==> flow/design.v <==
module top(
  input  logic         clk,
  input  logic         rst_n,
  input  logic [31:0]  a, b, c, d, e,  
  output logic [63:0]  y  
);
logic [63:0] mul1_reg, mul2_reg;    
logic [63:0] mul3_reg;             
logic [63:0] sum1_reg;             
logic [63:0] sum2_reg;             
logic [63:0] final_result_reg;    
always_ff @(posedge clk or negedge rst_n) begin
  if (!rst_n) begin
    mul1_reg <= '0;
    mul2_reg <= '0;
  end else begin
    mul1_reg <= a * b;    
    mul2_reg <= c * d;    
  end
end
always_ff @(posedge clk or negedge rst_n) begin
  if (!rst_n) begin
    mul3_reg <= '0;
  end else begin
    mul3_reg <= mul1_reg[31:0] * e;  
  end
end
always_ff @(posedge clk or negedge rst_n) begin
  if (!rst_n) begin
    sum1_reg <= '0;
  end else begin
    sum1_reg <= mul1_reg + mul2_reg;
  end
end
always_ff @(posedge clk or negedge rst_n) begin
  if (!rst_n) begin
    sum2_reg <= '0;
  end else begin
    sum2_reg <= sum1_reg + mul3_reg;
  end
end
always_ff @(posedge clk or negedge rst_n) begin
  if (!rst_n) begin
    final_result_reg <= '0;
  end else begin
    if (|a)  
      final_result_reg <= sum2_reg + sum1_reg;
    else
      final_result_reg <= sum2_reg - mul2_reg;
  end
end
(* IOB="TRUE" *)
always_ff @(posedge clk or negedge rst_n) begin
  if (!rst_n) begin
    y <= '0;
  end else begin
    y <= final_result_reg;
  end
end
endmodule
==> Tool chain data of top <==
Tool output for the design above, in the order of the flow.
Line numbers count from 1 in the design file above.
Operators: Yosys type, input widths -> output width; for muxes data width and select width s.
{ "setup": {"design": "top", "clock": "clk", "cell_library": "sky130hd", "lib_corner": "tt_025C_1v80"} }

==> Word-level counts <==
Yosys after proc, flatten, opt, wreduce and memory -nomap, before mapping. Enables and synchronous resets that opt folds into registers are not counted as muxes. Memory bits, and registers merged into a memory's read port (data or address), are not among the register bits. Print and check cells are not counted. Equal cells are merged and count once.
{ "word_totals": {"ram_bits": 0, "regBits": 448, "latch_bits": 0, "word_cells": 16, "memories": 0, "clocked_rd_ports_x_width": 0, "romBits": 0} }
{ "classes": {"n_mux": 1, "n_div": 0, "bitwise": 0, "addsub": 4, "n_cmp": 0, "shifts": 0, "reduce_logical": 1, "n_eq": 0, "n_mul": 3} }
{ "ops": {"columns": ["operator", "n"], "rows": [
  ["$mul 32x32->64", 3],
  ["$add 64x64->64", 3],
  ["$sub 64x64->64", 1],
  ["$mux 64", 1],
  ["$reduce_or 32->1", 1]
]} }

==> Depth <==
Yosys ltp: most cells in a row. Word level: on the elaborated netlist, between registers, memories and ports. Mapped: between sequential cells and ports; inverters and the memories' decode and read muxes count.
{ "depth": {"word_depth": 2, "ABC_AREA": 0, "depth_mapped": 30, "ltp_nobuf": 29} }

==> After synthesis <==
The flow's flattened synthesis, as Yosys stat reports it; memories are mapped. The netlist is that of the ABC_AREA named above (0 if unset); the other value can give another one.
{ "synth_totals": {"seq_area_um2": 11210.8, "n_buf": 707, "area_um2": 123128.1, "ff_cells": 448, "cells": 13260} }
{ "by_type": {"columns": ["cell", "n"], "rows": [
  ["sky130_fd_sc_hd__fa_1", 2691],
  ["sky130_fd_sc_hd__ha_1", 979],
  ["sky130_fd_sc_hd__and2_1", 1807],
  ["sky130_fd_sc_hd__dfrtp_1", 448],
  ["sky130_fd_sc_hd__inv_1", 2668],
  ["sky130_fd_sc_hd__nand2_1", 1563],
  ["sky130_fd_sc_hd__clkbuf_1", 702],
  ["sky130_fd_sc_hd__xnor2_1", 268],
  ["sky130_fd_sc_hd__a21oi_1", 398],
  ["sky130_fd_sc_hd__a21o_1", 223],
  ["sky130_fd_sc_hd__xor2_1", 160],
  ["sky130_fd_sc_hd__o21ai_0", 219],
  ["sky130_fd_sc_hd__nor2_1", 204],
  ["sky130_fd_sc_hd__mux2_2", 60],
  ["sky130_fd_sc_hd__nand4_1", 90],
  ["sky130_fd_sc_hd__o21bai_1", 62],
  ["sky130_fd_sc_hd__nand3_1", 82],
  ["sky130_fd_sc_hd__nor2b_1", 55]
]} }
Not listed: further types 60, cells in them 581.

==> Worst setup path after synthesis <==
Source: OpenSTA report_checks on the synthesized netlist (no wires, ideal clock, input and output delay 20% of the period each), path of least setup slack; recovery checks are left aside. Register names are those of the netlist, which keeps one name where synthesis merged equal registers.
{ "synth_path": {"path_type": "input port to flip-flop", "startpoint": "input b[2]", "endpoint": "register mul1_reg[43]", "launch_ps": 2200, "path_slack_ps": 1784, "stages": 26, "in_delay_ps": 2200, "required_time_ps": 10920, "path_delay_ps": 7016, "arrival_time_ps": 9136, "period_ps": 11000, "period_less_setup_slack_ps": 9216} }
"path_delay_ps" = arrival - input delay + setup time.
"stages": output pins that drive a net of the path, with the launching flip-flop's if there is one; two outputs of one cell count as two.
"period_less_setup_slack_ps" is the clock period less the worst setup slack; recovery checks do not enter. This is arithmetic on one report: input and output delays are still those of the set period (20% each).
The rows between start and end are the longest chain of elaborated cells between them; the timing report does not say that the signal goes this way. Where chains are equally long, one stands for them.
Each line given opens the expression or statement behind the cell; cells for indexed reads and writes are added by Yosys, which also makes memories of some case tables.
{ "synth_via": {"path_cell_list": "sky130_fd_sc_hd__clkbuf_1 > sky130_fd_sc_hd__and2_1 > sky130_fd_sc_hd__fa_1 > sky130_fd_sc_hd__inv_1 > sky130_fd_sc_hd__fa_1 > sky130_fd_sc_hd__fa_1 > sky130_fd_sc_hd__fa_1 > sky130_fd_sc_hd__inv_1 > sky130_fd_sc_hd__fa_1 > sky130_fd_sc_hd__inv_1 > sky130_fd_sc_hd__fa_1 > sky130_fd_sc_hd__inv_1 > sky130_fd_sc_hd__fa_1 > sky130_fd_sc_hd__fa_1 > sky130_fd_sc_hd__ha_1 > sky130_fd_sc_hd__and2_1 > sky130_fd_sc_hd__and3_1 > sky130_fd_sc_hd__a211oi_1 > sky130_fd_sc_hd__o311a_1 > sky130_fd_sc_hd__o31a_1 > sky130_fd_sc_hd__o21ai_1 > sky130_fd_sc_hd__a221o_1 > sky130_fd_sc_hd__a221oi_1 > sky130_fd_sc_hd__o21ai_0 > sky130_fd_sc_hd__a21oi_1 > sky130_fd_sc_hd__xnor2_1", "elab_chain_cells": 1, "cells_between": 1, "lines_between": 1, "classes_between": "mul (1)"} }
{ "synth_rtl": {"columns": ["item", "line_no", "text"], "rows": [
  ["start, declared", 4, "input  logic [31:0]  a, b, c, d, e,"],
  ["$mul 32x32->64", 17, "mul1_reg <= a * b;"],
  ["end, assigned", 14, "mul1_reg <= '0;"],
  ["end, assigned", 17, null],
  ["end, declared", 7, "logic [63:0] mul1_reg, mul2_reg;"]
]} }

==> Timing after layout <==
Path of least setup slack in the final report of stored run 2 (OpenROAD, finished layout, wires in). Where an end is a register, its clock arrival counts in the times.
The report prints the path's times to 10 ps; the period is as set.
{ "layout_path": {"path_type": "input port to flip-flop", "startpoint": "input c[15]", "endpoint": "register mul2_reg[63]", "period_ps": 10200, "in_delay_ps": 2040, "arrival_time_ps": 9310, "path_slack_ps": 1460, "launch_ps": 2040, "stages": 26, "required_time_ps": 10770} }
The rows between start and end are the longest chain of elaborated cells between them; the timing report does not say that the signal goes this way. Where chains are equally long, one stands for them.
{ "layout_via": {"path_cell_list": "sky130_fd_sc_hd__buf_2 > sky130_fd_sc_hd__buf_12 > sky130_fd_sc_hd__buf_8 > sky130_fd_sc_hd__and2_4 > sky130_fd_sc_hd__fa_1 > sky130_fd_sc_hd__fa_1 > sky130_fd_sc_hd__inv_1 > sky130_fd_sc_hd__fa_1 > sky130_fd_sc_hd__fa_1 > sky130_fd_sc_hd__fa_1 > sky130_fd_sc_hd__inv_1 > sky130_fd_sc_hd__fa_1 > sky130_fd_sc_hd__fa_1 > sky130_fd_sc_hd__fa_1 > sky130_fd_sc_hd__ha_4 > sky130_fd_sc_hd__a21oi_4 > sky130_fd_sc_hd__o21bai_1 > sky130_fd_sc_hd__o21ai_1 > sky130_fd_sc_hd__a32oi_1 > sky130_fd_sc_hd__nor2b_2 > sky130_fd_sc_hd__a211o_4 > sky130_fd_sc_hd__a31oi_4 > sky130_fd_sc_hd__o21ai_4 > sky130_fd_sc_hd__or3b_4 > sky130_fd_sc_hd__a21oi_4 > sky130_fd_sc_hd__xnor2_2", "elab_chain_cells": 1, "cells_between": 1, "lines_between": 1, "classes_between": "mul (1)"} }
{ "layout_rtl": {"columns": ["item", "line_no", "text"], "rows": [
  ["start, declared", 4, "input  logic [31:0]  a, b, c, d, e,"],
  ["$mul 32x32->64", 18, "mul2_reg <= c * d;"],
  ["end, assigned", 15, "mul2_reg <= '0;"],
  ["end, assigned", 18, null],
  ["end, declared", 7, "logic [63:0] mul1_reg, mul2_reg;"]
]} }

Lab notebook: top

Module top, platform sky130hd: 5 stored runs of the flow (Yosys, OpenROAD) with differing settings, in no particular order. Input and output delays are each 20% of the period that was set; the output load is 0.01 pF.
"achievedPeriod_ps": clock period set for the run, less the worst setup slack. It is reckoned from that one timing run; input and output delays stay at 20% of the period that was set.
"worst_path_allowed_less_slack_ps" = time allowed to the worst setup path (clock period - input delay - output delay, where it has them) - its slack; a late launch clock adds to it, a late capture clock takes from it.
"worst_path_allowed_less_slack_ps" is given in steps of 10 ps.
[
  {
    "run": "stored run 1",
    "settings": { "ABC_AREA": 1, "CAP_MARGIN": 30, "CELL_PAD_IN_SITES_DETAIL_PLACEMENT": 1, "CORE_MARGIN": 5, "CORE_UTILIZATION": 46, "CTS_CLUSTER_DIAMETER": 218, "GPL_TIMING_DRIVEN": 0, "MIN_ROUTING_LAYER": "met2", "PLACE_DENSITY_LB_ADDON": 0.19, "SETUP_SLACK_MARGIN": 1.31, "SLEW_MARGIN": 15, "TNS_END_PERCENT": 100, "period_ns": 15.0 },
    "outcome": "unfinished; error GRT-0116 in routing"
  },
  {
    "run": "stored run 2",
    "settings": { "CORE_UTILIZATION": 45, "SETUP_SLACK_MARGIN": 1.71, "period_ns": 10.2, "CAP_MARGIN": 20, "CORE_MARGIN": 2, "SLEW_MARGIN": 20 },
    "results": { "yosys.chip_area_um2": 123128.1, "final_die_area_um2": 277819.0, "finalCellArea_um2": 143375.0, "final_util_pct": 52.5, "setup_worst_slack_ps": 1458, "setup_tns_ps": 0, "holdWs_ps": 340, "achievedPeriod_ps": 8742, "worst_path_allowed_less_slack_ps": 6700, "critical_path_type": "input port to flip-flop" }
  },
  {
    "run": "stored run 3",
    "settings": { "CORE_UTILIZATION": 45, "period_ns": 17.0, "CAP_MARGIN": 20, "CORE_MARGIN": 2, "SLEW_MARGIN": 20 },
    "results": { "yosys.chip_area_um2": 123128.1, "final_die_area_um2": 277819.0, "finalCellArea_um2": 129918.0, "final_util_pct": 47.6, "setup_worst_slack_ps": 5382, "setup_tns_ps": 0, "holdWs_ps": 346, "achievedPeriod_ps": 11618, "worst_path_allowed_less_slack_ps": 8220, "critical_path_type": "input port to flip-flop" }
  },
  {
    "run": "stored run 4",
    "settings": { "CAP_MARGIN": 30, "CELL_PAD_IN_SITES_DETAIL_PLACEMENT": 2, "CELL_PAD_IN_SITES_GLOBAL_PLACEMENT": 0, "CORE_ASPECT_RATIO": 1.12, "CORE_UTILIZATION": 58, "CTS_CLUSTER_DIAMETER": 141, "GPL_ROUTABILITY_DRIVEN": 1, "GPL_TIMING_DRIVEN": 0, "MIN_ROUTING_LAYER": "met2", "PLACE_DENSITY_LB_ADDON": 0.25, "SLEW_MARGIN": 15, "period_ns": 9.93, "CORE_MARGIN": 2 },
    "outcome": "unfinished; error DPL-0033 in placement"
  },
  {
    "run": "stored run 5",
    "settings": { "CORE_UTILIZATION": 32, "GPL_TIMING_DRIVEN": 1, "MAX_ROUTING_LAYER": "met4", "PLACE_DENSITY": 0.68, "SETUP_SLACK_MARGIN": 2.24, "SLEW_MARGIN": 5, "TNS_END_PERCENT": 85, "period_ns": 13.6, "CAP_MARGIN": 20, "CORE_MARGIN": 2 },
    "results": { "yosys.chip_area_um2": 123128.1, "final_die_area_um2": 389750.0, "finalCellArea_um2": 131949.0, "final_util_pct": 34.5, "setup_worst_slack_ps": 2512, "setup_tns_ps": 0, "holdWs_ps": 301, "achievedPeriod_ps": 11088, "worst_path_allowed_less_slack_ps": 8370, "critical_path_type": "input port to flip-flop" }
  }
]
